==> flow/design.v <==
module sw(i0, i1, i2, i3, o0, o1, o2, o3, clk, rst);
  input clk, rst;
  input [9:0] i0, i1, i2, i3;
  output [9:0] o0, o1, o2, o3;
	wire [9:0] co0, co1, co2, co3;  
	wire [3:0] req0, req1, req2, req3;  
	ib ib0(i0, co0, req0, ack0, full0, clk, rst);
	ib ib1(i1, co1, req1, ack1, full1, clk, rst);
	ib ib2(i2, co2, req2, ack2, full2, clk, rst);
	ib ib3(i3, co3, req3, ack3, full3, clk, rst);
	ackor ackor0(ack00, ack10, ack20, ack30, ack0);
	ackor ackor1(ack01, ack11, ack21, ack31, ack1);
	ackor ackor2(ack02, ack12, ack22, ack32, ack2);
	ackor ackor3(ack03, ack13, ack23, ack33, ack3);
	arb arb0(req0[0], req1[0], req2[0], req3[0], ack00, ack01, ack02, ack03, clk, rst);
	arb arb1(req0[1], req1[1], req2[1], req3[1], ack10, ack11, ack12, ack13, clk, rst);
	arb arb2(req0[2], req1[2], req2[2], req3[2], ack20, ack21, ack22, ack23, clk, rst);
	arb arb3(req0[3], req1[3], req2[3], req3[3], ack30, ack31, ack32, ack33, clk, rst);
	cb cb(co0, co1, co2, co3, o0, o1, o2, o3,
		{ack03, ack02, ack01, ack00}, {ack13, ack12, ack11, ack10},
		{ack23, ack22, ack21, ack20}, {ack33, ack32, ack31, ack30});
endmodule
module ib(pkti, pkto, req, ack, full, clk, rst);
  input ack, clk, rst;
  input [9:0] pkti;
  output full;
  output [9:0] pkto;
  output [3:0] req;
	wire [3:0] reqi;
	mkwe mkwe(pkti, we);  
	fifo fifo(pkti, we, full, pkto, re, empty, clk, rst);
	isbm isbm(pkto[9:8], re, empty, reqi, req, ack, clk, rst);
	mkreq mkreq(pkto, reqi, clk, rst);
endmodule
module isbm(cmd, re, empty, reqi, req_out, ack, clk, rst);
  input clk, rst, empty, ack;
  input [1:0] cmd;
  input [3:0] reqi;
  output re;
  reg [3:0] req;
  reg [1:0] mode;
  localparam MODE_WAIT_HEAD = 2'b00;
  localparam MODE_WAIT_ACK = 2'b01;
  localparam MODE_WAIT_TAIL = 2'b10;
  localparam CMD_HEAD = 2'b10;
  localparam CMD_TAIL = 2'b11;
  output [3:0] req_out;
  assign req_out = req;
  assign re = ack;
  always @(posedge clk) begin
    if (rst) begin
      mode <= MODE_WAIT_HEAD;
      req <= 0;
    end else begin
      if (mode == MODE_WAIT_HEAD && !empty && cmd == CMD_HEAD) begin
        mode <= MODE_WAIT_ACK;
        req <= reqi;
      end else if (mode == MODE_WAIT_ACK && ack) begin
        mode <= MODE_WAIT_TAIL;
      end else if (mode == MODE_WAIT_TAIL && !empty && cmd == CMD_TAIL) begin
        mode <= MODE_WAIT_HEAD;
        req <= 0;
      end else begin
      end
    end
  end
endmodule
module fifo(in, we, full, out, re, empty, clk, rst);
  input clk, rst, we, re;
  input [9:0] in;
  output [9:0] out;
  output empty, full;
  reg [4:0] head, tail;
  reg [9:0] buffer [0:16];  
  wire [4:0] next_head;
  wire [4:0] next_tail;
  assign out = empty ? {(9+1){1'b0}} : buffer[head];
  assign next_head = (head + 1) % 17;
  assign next_tail = (tail + 1) % 17;
  assign empty = (head == tail);
  assign full = (next_tail == head);
  integer i;
  always @(posedge clk) begin
    if (rst) begin
      head <= 0;
      tail <= 0;
      for (i = 0; i <= 16; i++) begin
        buffer[i] = 0;
      end
    end else begin
      if (we & !full) begin
        buffer[tail] <= in;
        tail <= next_tail;
      end
      if (re & !empty) begin
        head <= next_head;
      end
    end
  end
endmodule
module mkreq(pkt, req, clk, rst);
  input clk, rst;
  input [9:0] pkt;
  output [3:0] req;
  assign req = pkt[9:8] == 2'b10 ? (1 << pkt[1:0]) : 0;
endmodule
module mkwe (pkt, we);
  input [9:0] pkt;
  output we;
  assign we = pkt[9:8] != 0;
endmodule
module arb (req0, req1, req2, req3, ack0, ack1, ack2, ack3, clk, rst);
  input clk, rst;
  input req0, req1, req2, req3;  
  output ack0, ack1, ack2, ack3;  
  reg [3:0] lead;  
  reg [2:0] ack;  
  wire [3:0] first, second, third, forth;
  wire [3:0] reqs;
  assign first = lead;
  assign second = (lead + 1) % 4;
  assign third = (lead + 2) % 4;
  assign forth = (lead + 3) % 4;
  assign reqs = {req3, req2, req1, req0};
  assign ack0 = (req0 && ack == 1);
  assign ack1 = (req1 && ack == 2);
  assign ack2 = (req2 && ack == 3);
  assign ack3 = (req3 && ack == 4);
  always @(posedge clk) begin
    if (rst) begin
      lead <= 0;
      ack <= 0;
    end else begin
      if (ack != 0) begin
        if ((ack == 1 && !req0) || (ack == 2 && !req1) || (ack == 3 && !req2) || (ack == 4 && !req3)) begin
          ack <= 0;
        end
      end else begin
        if (reqs[first]) begin
          ack <= first + 1;
          lead <= (lead + 1) % 4;
        end else if (reqs[second]) begin
          ack <= second + 1;
          lead <= (lead + 1) % 4;
        end else if (reqs[third]) begin
          ack <= third + 1;
          lead <= (lead + 1) % 4;
        end else if (reqs[forth]) begin
          ack <= forth + 1;
          lead <= (lead + 1) % 4;
        end else begin
        end
      end
    end
  end
endmodule
module cb(i0, i1, i2, i3, o0, o1, o2, o3, d0, d1, d2, d3);
  input [9:0] i0, i1, i2, i3;
  input [3:0] d0, d1, d2, d3;
  output [9:0] o0, o1, o2, o3;
  cbsel cbsel0(i0, i1, i2, i3, o0, d0);
  cbsel cbsel1(i0, i1, i2, i3, o1, d1);
  cbsel cbsel2(i0, i1, i2, i3, o2, d2);
  cbsel cbsel3(i0, i1, i2, i3, o3, d3);
endmodule
module cbsel (in0, in1, in2, in3, out, port);
  input [9:0] in0, in1, in2, in3;
  input [3:0] port;
  output[9:0] out;
  assign out = (port == 4'b0000) ? 0 :
               (port == 4'b0001) ? in0 :
               (port == 4'b0010) ? in1 :
               (port == 4'b0100) ? in2 :
               (port == 4'b1000) ? in3 :
               9'bx;
endmodule
module ackor (ack0, ack1, ack2, ack3, ack);
  input ack0, ack1, ack2, ack3;
  output ack;
  assign ack = ack0 || ack1 || ack2 || ack3;
endmodule
# == From RTL to reports: sw ==
# Tool output for the design above before and after an edit, in the order of the flow.
# Lines under "orig" count in the file above, lines under "edited" in the edited file.
# "diff": "edited" minus "orig" as printed here.
# Cell names lack the library's common part.
# Not given: --
# inputs
top_module,sw
clk_port,clk
library,sky130hd
corner,tt_025C_1v80

# == The edit ==
# Unified diff, file above to edited file.
# This change comes from a script, not from a designer. The edited design behaves differently; no optimisation was intended.
# begin of diff
@@ -1,6 +1,8 @@
-module sw(i0, i1, i2, i3, o0, o1, o2, o3, clk, rst);
+module sw(i0_ext, i1, i2, i3, o0, o1, o2, o3, clk, rst);
   input clk, rst;
-  input [9:0] i0, i1, i2, i3;
+  input [9:0] i0_ext, i1, i2, i3;
   output [9:0] o0, o1, o2, o3;
+  reg [9:0] i0;
+  always @(posedge clk) i0 <= i0_ext;
 	wire [9:0] co0, co1, co2, co3;  
 	wire [3:0] req0, req1, req2, req3;  
# end of diff

# == Word level ==
# Source: Yosys, flattened and elaborated, memories not mapped. Widths are those after wreduce. Print and check cells do not count. Equal cells are merged and count once.
# Memory sizes are those after Yosys's memory passes, which may raise the word count (mostly to a power of two), join words into wider ones and drop unused or constant bits.
# word_totals
element,orig,edited,diff
reg_bits,92,102,10
latch_bits,0,0,0
ramBits,1280,1280,0
mem_bits_ro,0,0,0
mem_count,4,4,0
in_bits,42,42,0
out_inout_bits,40,40,0
elab_cells,445,446,1
# classes
element,orig,edited,diff
addsub,32,32,0
mul,0,0,0
div,8,8,0
n_cmp,0,0,0
equal,64,64,0
shift,20,20,0
muxes,125,125,0
n_logic,12,12,0
reduce_logical,152,152,0
# Unchanged operator kinds not shown: 38.

# == Longest topological paths ==
# Depth = most cells in a row (Yosys ltp): at word level without a register or memory, in the mapped netlist without a sequential cell, where the memories' decode and read muxes count.
# logic_depth
element,orig,edited,diff
word_depth,8,8,0
abc_area,0,0,--
mapped_depth,20,20,0
ltp_nobuf,17,17,0

# == Synthesis result ==
# The flow's flattened synthesis, as Yosys stat reports it; memories are mapped. The netlist is that of the ABC_AREA named above (0 if unset); the other value can give another one.
# types
cell,orig,edited,diff
nor3_1,45,230,185
nor2_1,792,717,-75
nand2_1,316,366,50
nor4_1,58,18,-40
a21oi_1,56,90,34
nand3_1,51,83,32
o21ai_0,88,115,27
a22oi_1,22,43,21
and3_1,56,37,-19
clkbuf_1,152,169,17
o22ai_1,24,7,-17
a21o_1,37,21,-16
and2_1,34,20,-14
a221o_1,22,9,-13
buf_1,22,34,12
a22o_1,13,1,-12
nor2b_1,35,24,-11
dfxtp_1,108,118,10
# Unchanged cell types not shown: 12.
# Not every row of either side is listed.
# synth_totals
element,orig,edited,diff
cells,4354,4517,163
synth_area_um2,63761.2,64509.4,748.2
seqArea_um2,40598.9,40799.1,200.2
ffs,1388,1398,10
buffers,295,314,19
# By module: a second synthesis without flattening, with its own total; a netlist apart from the flattened one above.
# unflattened
element,orig,edited,diff
cells_unflattened,4504,4514,10
area_unflattened_um2,65743.1,65943.2,200.1
# Each row is one instance without its submodules.
# modules_orig
module,n_inst,cells,area_um2
fifo,4,971,15050.7
arb,4,70,644.4
cbsel,4,46,361.6
isbm,4,33,315.3
mkreq,4,4,50.0
ackor,4,1,7.5
mkwe,4,1,6.3
cb,1,0,0.0
ib,4,0,0.0
sw,1,0,0.0
# modules_edited
module,n_inst,cells,area_um2
fifo,4,971,15050.7
arb,4,70,644.4
cbsel,4,46,361.6
isbm,4,33,315.3
mkreq,4,4,50.0
sw,1,10,200.2
ackor,4,1,7.5
mkwe,4,1,6.3
cb,1,0,0.0
ib,4,0,0.0

# == Path before layout ==
# Path of least setup slack by OpenSTA after synthesis, without wires, with an ideal clock, recovery checks aside; 20% of the period is set as input and as output delay. Where synthesis merged equal registers, the netlist keeps one of their names.
# synth_path
element,orig,edited,diff
path_kind,register to register,register to register,--
from,reg ib3.fifo.tail[1],reg ib0.fifo.tail[0],--
to,mem ib3.fifo.buffer[16][0],mem ib0.fifo.buffer[15][0],--
tclk_ps,6000,6000,0
setup_time_ps,391,393,2
launch_ps,0,0,0
arrival_time_ps,4528,4858,330
required_ps,5609,5607,-2
path_slack_ps,1081,748,-333
delay_ps,4919,5251,332
stages,18,19,1
path_buffers,3,3,0
synth_period_reached_ps,4919,5252,333
# "delay_ps" is the arrival time less input delay plus setup time.
# "stages" counts driving pins, that of a launching flip-flop among them; a cell with two outputs on the path counts twice.
# "synth_period_reached_ps" is the clock period less the worst setup slack; recovery checks do not enter. This is arithmetic on one report: input and output delays are still those of the set period (20% each).
# The rows between start and end are the longest chain of elaborated cells between them; the timing report does not say that the signal goes this way. Where chains are equally long, one stands for them.
# A line is the first line of the expression or statement that the cell stems from. Yosys adds cells for indexed reads and writes and turns some case tables into memories.
# orig: The path ends at the enable pin of a flip-flop; only ways to that pin are counted.
# synth_via_orig
path_cell_list,dfxtp_1 > ha_1 > buf_2 > xnor2_1 > ha_1 > nor3b_1 > or3_1 > buf_2 > xnor2_1 > ha_1 > nand4b_1 > a31oi_2 > mux2_2 > xnor2_1 > a41oi_2 > buf_2 > nand2_1 > o21ai_0
elab_chain_cells,7
cone_cells,9
cone_lines,4
classes_between,add/sub: 1; div: 1; eq/ne: 1; mux: 4; logic: 1; reduce/logical: 1
# synth_lines_orig
element,line_no,source
start: declaration,73,"reg [4:0] head, tail;"
start: assignment,86,tail <= 0;
start: assignment,93,tail <= next_tail;
5-bit by 1-bit adder with 6-bit output,79,assign next_tail = (tail + 1) % 17;
32-bit by 5-bit modulo with 32-bit output,79,
5-bit equality test,81,assign full = (next_tail == head);
1-bit logical NOT,91,if (we & !full) begin
1-bit bitwise AND,91,
5-bit 2-to-1 mux,91,
5-bit 2-to-1 mux,84,if (rst) begin
end: declaration,74,reg [9:0] buffer [0:16];
# edited: The path ends at the enable pin of a flip-flop; only ways to that pin are counted.
# synth_via_edited
path_cell_list,dfxtp_1 > ha_1 > clkbuf_1 > xor2_1 > inv_1 > ha_1 > a311oi_4 > nor3_1 > nor2_1 > ha_1 > clkbuf_1 > o211ai_1 > and2_1 > a21oi_1 > o21ai_0 > a31oi_2 > o22ai_4 > buf_4 > o31ai_1
elab_chain_cells,7
cone_cells,9
cone_lines,4
classes_between,add/sub: 1; div: 1; eq/ne: 1; mux: 4; logic: 1; reduce/logical: 1
# synth_lines_edited
element,line_no,source
start: declaration,75,"reg [4:0] head, tail;"
start: assignment,88,tail <= 0;
start: assignment,95,tail <= next_tail;
5-bit by 1-bit adder with 6-bit output,81,assign next_tail = (tail + 1) % 17;
32-bit by 5-bit modulo with 32-bit output,81,
5-bit equality test,83,assign full = (next_tail == head);
1-bit logical NOT,93,if (we & !full) begin
1-bit bitwise AND,93,
5-bit 2-to-1 mux,93,
5-bit 2-to-1 mux,86,if (rst) begin
end: declaration,76,reg [9:0] buffer [0:16];

# == Worst path after layout ==
# Path of least setup slack in the final report of each run of set A (OpenROAD, finished layout, wires in). Where an end is a register, its clock arrival counts in the times.
# The report prints the path's times to 10 ps; the period is as set.
# layout_path
element,orig,edited,diff
path_kind,register to output,register to output,--
from,reg (name not given),reg (name not given),--
to,out o1[5],out o2[0],--
tclk_ps,3600,3600,0
out_delay_ps,720,720,0
launch_ps,800,800,0
arrival_time_ps,3800,3900,100
required_ps,2880,2880,0
path_slack_ps,-920,-1020,-100
stages,12,11,-1
path_buffers,5,4,-1
# layout_via_orig
path_cell_list,dfxtp_4 > buf_12 > buf_12 > buf_16 > mux4_2 > mux4_2 > mux2_4 > nand2_4 > buf_12 > o22ai_4 > a221o_1 > buf_2
# layout_lines_orig
element,line_no,source
end: declaration,4,"output [9:0] o0, o1, o2, o3;"
# orig: Chain of elaborated cells between the ends: none given.
# layout_via_edited
path_cell_list,dfxtp_4 > buf_12 > buf_12 > buf_4 > mux4_2 > mux4_2 > mux2i_4 > nor2_4 > a222oi_1 > nand2_2 > buf_6
# layout_lines_edited
element,line_no,source
end: declaration,4,"output [9:0] o0, o1, o2, o3;"
# edited: Chain of elaborated cells between the ends: none given.

# == Flow runs ==
# Both versions went through the flow (Yosys, OpenROAD) with the same settings in each pair. Constraints: input delay and output delay 20% of the set period each, output load 0.01 pF.
# settings_set_A
CAP_MARGIN,20
CORE_UTILIZATION,39
PLACE_DENSITY_LB_ADDON,0.09
SETUP_SLACK_MARGIN,0.67
TNS_END_PERCENT,50
period_ns,3.6
CORE_MARGIN,2
SLEW_MARGIN,20
# results_set_A
element,orig,edited,diff
yosys.chip_area_um2,63761.2,64509.4,748.2
total_die_area_um2,166742.0,168679.0,1937.0
utilization_pct,51.2,51.7,0.5
ws_setup_ps,-922,-1018,-96
final_hold_ws_ps,455,358,-97
power_uw,49700,49440,-260
timing.achieved_period_ps,4522,4618,96
# "timing.achieved_period_ps" means the clock period less the worst setup slack. The figure is calculated, with input and output delays left at 20% of the set period.
# "power_uw": no workload was simulated; the value follows from the tool's default switching activity.
